==> flow/design.v <==
`timescale 1ns/1ps
module ram_single_port(
    input clk,
    input write_en,
    input reset,
    input [6:0] addr,
    input [7:0] data_in,
    output reg [7:0] data_out    
);
integer i;
reg [7:0] memory [63:0];
reg [7:0] temp;
reg [7:0] op_buff;
always@(posedge clk) 
begin
    if (reset == 1'b1)
    begin
        for (i=0;i<64;i=i+1) 
            memory[i] <= 8'h00;
        temp<=8'h00;
    end
    else
    begin
        if (write_en == 1)
        begin
            temp <= data_in;
            memory[addr[5:0]] <= data_in;
        end
        else
        begin
            temp <= memory[addr[5:0]];
            data_out <= memory[addr[5:0]];
        end
    end  
end
endmodule
# Tool chain data of ram_single_port
# Module ram_single_port before and after one edit of its RTL, step after step.
# "orig" refers to lines of the RTL above, "edited" to lines of the edited file.
# "diff": "edited" minus "orig" as printed here. "change_rel_pct": 100 x difference / "orig".
# Operators carry their Yosys type and port widths (W data, S select, Z words).
design:
  top_module: "ram_single_port"
  clk_port: "clk"
  cell_library: "sky130hd"
  corner: "tt_025C_1v80"

# The edit
# Unified diff, file above to edited file.
# This change comes from a script, not from a designer. The edited design behaves differently; no optimisation was intended.
# begin of diff
@@ -14,11 +14,4 @@
 always@(posedge clk) 
 begin
-    if (reset == 1'b1)
-    begin
-        for (i=0;i<64;i=i+1) 
-            memory[i] <= 8'h00;
-        temp<=8'h00;
-    end
-    else
     begin
         if (write_en == 1)
# end of diff

# Word-level counts
# Source: Yosys, flattened and elaborated, memories not mapped. Widths are those after wreduce. Registers that Yosys merges into a memory's read port (data or address) are not register bits. Print and check cells do not count. Equal cells are merged and count once.
# Yosys's memory passes give these memory sizes; they may raise the number of words (mostly to a power of two), join words into wider ones and drop unused or constant bits.
word_totals:
  columns: ["item", "orig", "edited", "diff", "change_rel_pct"]
  rows:
  - ["in_bits", 18, 18, 0, 0.00]
  - ["elab_cells", 11, 5, -6, -54.55]
  - ["output_inout_bits", 8, 8, 0, 0.00]
  - ["register_bits", 0, 0, 0, null]
  - ["ram_bits", 512, 512, 0, 0.00]
  - ["n_memories", 1, 1, 0, 0.00]
classes:
  columns: ["item", "orig", "edited", "diff", "change_rel_pct"]
  rows:
  - ["reduce_and_logical", 1, 1, 0, 0.00]
  - ["n_mux", 7, 3, -4, -57.14]
  - ["logic", 2, 0, -2, -100.00]
op_table:
  columns: ["op", "orig", "edited", "diff", "change_rel_pct"]
  rows:
  - ["$mux W1", 3, 1, -2, -66.67]
  - ["$not A1 Y1", 2, 0, -2, -100.00]
  - ["$mux W6", 2, 1, -1, -50.00]
  - ["$mux W8", 2, 1, -1, -50.00]
  - ["$reduce_and A2 Y1", 1, 0, -1, -100.00]
  - ["$logic_not A1 Y1", 0, 1, 1, null]

# Logic depth
# Yosys ltp: most cells in a row. Word level: on the elaborated netlist, between registers, memories and ports. Mapped: between sequential cells and ports; inverters and the memories' decode and read muxes count.
depth:
  columns: ["item", "orig", "edited", "diff", "change_rel_pct"]
  rows:
  - ["ltp_word", 2, 1, -1, -50.00]
  - ["abc_area", "0", "0", null, null]
  - ["ltp_mapped", 9, 10, 1, 11.11]
  - ["mapped_depth_nobuf", 5, 6, 1, 20.00]

# Netlist
# Source: synth_stat.txt of the flow (Yosys; design flattened, memories mapped). It holds for the ABC_AREA given above (unset counts as 0); a run with the other value may have another netlist.
synth_totals:
  columns: ["item", "orig", "edited", "diff", "change_rel_pct"]
  rows:
  - ["seq_area_um2", 15615.0, 15615.0, 0.0, 0.00]
  - ["cell_count", 1831, 1167, -664, -36.26]
  - ["flip_flops", 520, 520, 0, 0.00]
  - ["buf_cells", 153, 88, -65, -42.48]
  - ["mapped_area_um2", 24319.6, 20129.3, -4190.3, -17.23]
types:
  columns: ["cell", "orig", "edited", "diff", "change_rel_pct"]
  rows:
  - ["sky130_fd_sc_hd__and2_1", 516, 2, -514, -99.61]
  - ["sky130_fd_sc_hd__or2_2", 68, 3, -65, -95.59]
  - ["sky130_fd_sc_hd__clkbuf_1", 84, 37, -47, -55.95]
  - ["sky130_fd_sc_hd__o22ai_1", 15, 37, 22, 146.67]
  - ["sky130_fd_sc_hd__o21ai_0", 15, 34, 19, 126.67]
  - ["sky130_fd_sc_hd__a22oi_1", 62, 80, 18, 29.03]
  - ["sky130_fd_sc_hd__buf_2", 47, 30, -17, -36.17]
  - ["sky130_fd_sc_hd__nor3_1", 4, 18, 14, 350.00]
  - ["sky130_fd_sc_hd__nand3b_1", 14, 1, -13, -92.86]
  - ["sky130_fd_sc_hd__mux2_2", 26, 15, -11, -42.31]
  - ["sky130_fd_sc_hd__a221o_1", 16, 5, -11, -68.75]
  - ["sky130_fd_sc_hd__buf_1", 18, 8, -10, -55.56]
  - ["sky130_fd_sc_hd__nand2b_1", 13, 3, -10, -76.92]
  - ["sky130_fd_sc_hd__and3_1", 11, 1, -10, -90.91]
  - ["sky130_fd_sc_hd__nor3b_1", 10, 0, -10, -100.00]
  - ["sky130_fd_sc_hd__a221oi_1", 55, 64, 9, 16.36]
  - ["sky130_fd_sc_hd__or3b_2", 9, 0, -9, -100.00]
  - ["sky130_fd_sc_hd__nor2_1", 74, 82, 8, 10.81]
# Not every row of either side is listed.

# Worst setup path after synthesis
# OpenSTA on the mapped netlist: ideal clock, no wires. The path of least setup slack (recovery checks aside). Input and output delay are each 20% of the period. Register names are those of the netlist, which keeps one name where synthesis merged equal registers.
synth_path:
  columns: ["item", "orig", "edited", "diff", "change_rel_pct"]
  rows:
  - ["path_kind", "in2reg", "in2reg", null, null]
  - ["start", "input port addr[4]", "input port addr[2]", null, null]
  - ["end", "memory memory[12][0]", "memory memory[11][0]", null, null]
  - ["clock_period_ns", 5.0, 5.0, 0.0, 0.00]
  - ["arrival_ns", 2.602, 2.597, -0.005, -0.19]
  - ["path_stages", 7, 8, 1, 14.29]
  - ["required_ns", 4.691, 4.630, -0.061, -1.30]
  - ["launch_ns", 1.000, 1.000, 0.000, 0.00]
  - ["path_delay_ns", 1.911, 1.967, 0.056, 2.93]
  - ["path_buffers", 4, 5, 1, 25.00]
  - ["setup_time_ns", 0.309, 0.370, 0.061, null]
  - ["setup_slack_ns", 2.089, 2.033, -0.056, null]
  - ["in_delay_ns", 1.000, 1.000, 0.000, 0.00]
  - ["period_less_setup_slack_ns", 2.911, 2.967, 0.056, 1.92]
# "path_delay_ns" is the arrival time less input delay plus setup time.
# "path_stages" counts driving pins, that of a launching flip-flop among them; a cell with two outputs on the path counts twice.
# "period_less_setup_slack_ns" is the clock period less the worst setup slack; recovery checks do not enter. This is arithmetic on one report: input and output delays are still those of the set period (20% each).
# The rows between start and end are the longest chain of elaborated cells between them; the timing report does not say that the signal goes this way. Where chains are equally long, one stands for them.
# Each line given opens the expression or statement behind the cell; cells for indexed reads and writes are added by Yosys, which also makes memories of some case tables.
synth_between_orig:
  path_cell_list: "sky130_fd_sc_hd__clkbuf_1 -> sky130_fd_sc_hd__or3b_2 -> sky130_fd_sc_hd__clkbuf_1 -> sky130_fd_sc_hd__buf_2 -> sky130_fd_sc_hd__buf_1 -> sky130_fd_sc_hd__nor2_1 -> sky130_fd_sc_hd__or2_2"
  elab_chain_len: 2
  cells_between: 2
  cone_lines: 2
  classes_between: "2 x mux"
synth_rtl_orig:
  columns: ["item", "line", "source"]
  rows:
  - ["from (decl)", 6, "input [6:0] addr,"]
  - ["$mux W6", 24, "if (write_en == 1)"]
  - ["$mux W6", 16, "if (reset == 1'b1)"]
  - ["to (decl)", 11, "reg [7:0] memory [63:0];"]
synth_between_edited:
  path_cell_list: "sky130_fd_sc_hd__buf_4 -> sky130_fd_sc_hd__buf_4 -> sky130_fd_sc_hd__buf_4 -> sky130_fd_sc_hd__buf_2 -> sky130_fd_sc_hd__buf_2 -> sky130_fd_sc_hd__nor2_1 -> sky130_fd_sc_hd__nand2_1 -> sky130_fd_sc_hd__nor2_1"
  elab_chain_len: 1
  cells_between: 1
  cone_lines: 1
  classes_between: "1 x mux"
synth_rtl_edited:
  columns: ["item", "line", "source"]
  rows:
  - ["from (decl)", 6, "input [6:0] addr,"]
  - ["$mux W6", 17, "if (write_en == 1)"]
  - ["to (decl)", 11, "reg [7:0] memory [63:0];"]

# Worst path after layout
# From the final timing report of the runs of set A: the path of least setup slack in the routed layout; clock arrival at registers is part of the times.
layout_path:
  columns: ["item", "orig", "edited", "diff", "change_rel_pct"]
  rows:
  - ["path_kind", "in2reg", "in2reg", null, null]
  - ["start", "input port addr[5]", "input port addr[4]", null, null]
  - ["end", "register data_out[1]", "register data_out[1]", null, null]
  - ["required_ns", 3.93, 3.91, -0.02, -0.51]
  - ["setup_time_ns", 0.26, 0.25, -0.01, null]
  - ["launch_ns", 0.72, 0.72, 0.00, 0.00]
  - ["clock_period_ns", 3.6, 3.6, 0.0, 0.00]
  - ["arrival_ns", 3.16, 3.17, 0.01, 0.32]
  - ["in_delay_ns", 0.72, 0.72, 0.00, 0.00]
  - ["path_stages", 6, 7, 1, 16.67]
  - ["setup_slack_ns", 0.77, 0.74, -0.03, null]
  - ["path_buffers", 2, 2, 0, 0.00]
layout_between_orig:
  path_cell_list: "sky130_fd_sc_hd__clkdlybuf4s50_1 -> sky130_fd_sc_hd__buf_4 -> sky130_fd_sc_hd__or3b_2 -> sky130_fd_sc_hd__o221ai_1 -> sky130_fd_sc_hd__a221o_1 -> sky130_fd_sc_hd__or4_1"
layout_rtl_orig:
  columns: ["item", "line", "source"]
  rows:
  - ["from (decl)", 6, "input [6:0] addr,"]
  - ["to (decl)", 8, "output reg [7:0] data_out"]
# orig: No chain of elaborated cells between the ends is given.
layout_between_edited:
  path_cell_list: "sky130_fd_sc_hd__clkdlybuf4s50_1 -> sky130_fd_sc_hd__or3_1 -> sky130_fd_sc_hd__buf_4 -> sky130_fd_sc_hd__o22ai_1 -> sky130_fd_sc_hd__o21ai_0 -> sky130_fd_sc_hd__o221ai_1 -> sky130_fd_sc_hd__or3_1"
layout_rtl_edited:
  columns: ["item", "line", "source"]
  rows:
  - ["from (decl)", 6, "input [6:0] addr,"]
  - ["to (decl)", 8, "output reg [7:0] data_out"]
# edited: No chain of elaborated cells between the ends is given.

# Layout results
# Runs of the flow (Yosys, OpenROAD) on both versions; the two runs of a pair have the same settings. The constraints put input and output delay at 20% of the set period each and load the outputs with 0.01 pF.
settings_set_A:
  CORE_UTILIZATION: 45
  period_ns: 3.6
  CAP_MARGIN: 20
  CORE_MARGIN: 2
  SLEW_MARGIN: 20
measured_set_A:
  columns: ["item", "orig", "edited", "diff", "change_rel_pct"]
  rows:
  - ["total_die_area_um2", 55918.1, 46440.2, -9477.9, -16.95]
  - ["final_setup_tns_ns", 0.000, 0.000, 0.000, null]
  - ["stdcell_area_um2", 27567.7, 23476.3, -4091.4, -14.84]
  - ["totalPower_mw", 13.533, 12.459, -1.074, -7.94]
  - ["worstSetupSlack_ns", 0.769, 0.736, -0.033, null]
  - ["finish.utilization_pct", 51.4, 53.1, 1.7, null]
  - ["synthesis_area_um2", 24319.6, 20129.3, -4190.3, -17.23]
settings_set_B:
  ABC_AREA: 0
  CORE_MARGIN: 5
  CORE_UTILIZATION: 69
  CTS_CLUSTER_DIAMETER: 380
  PLACE_DENSITY_LB_ADDON: 0.06
  period_ns: 3.2
  CAP_MARGIN: 20
  SLEW_MARGIN: 20
measured_set_B:
  columns: ["item", "orig", "edited", "diff", "change_rel_pct"]
  rows:
  - ["total_die_area_um2", 39101.1, 32688.6, -6412.5, -16.40]
  - ["final_setup_tns_ns", 0.000, 0.000, 0.000, null]
  - ["stdcell_area_um2", 27435.1, 23651.4, -3783.7, -13.79]
  - ["totalPower_mw", 14.680, 14.552, -0.128, -0.87]
  - ["worstSetupSlack_ns", 0.600, 0.419, -0.181, null]
  - ["finish.utilization_pct", 79.0, 82.2, 3.2, null]
  - ["synthesis_area_um2", 24319.6, 20129.3, -4190.3, -17.23]
# "totalPower_mw": no workload was simulated; the value follows from the tool's default switching activity.
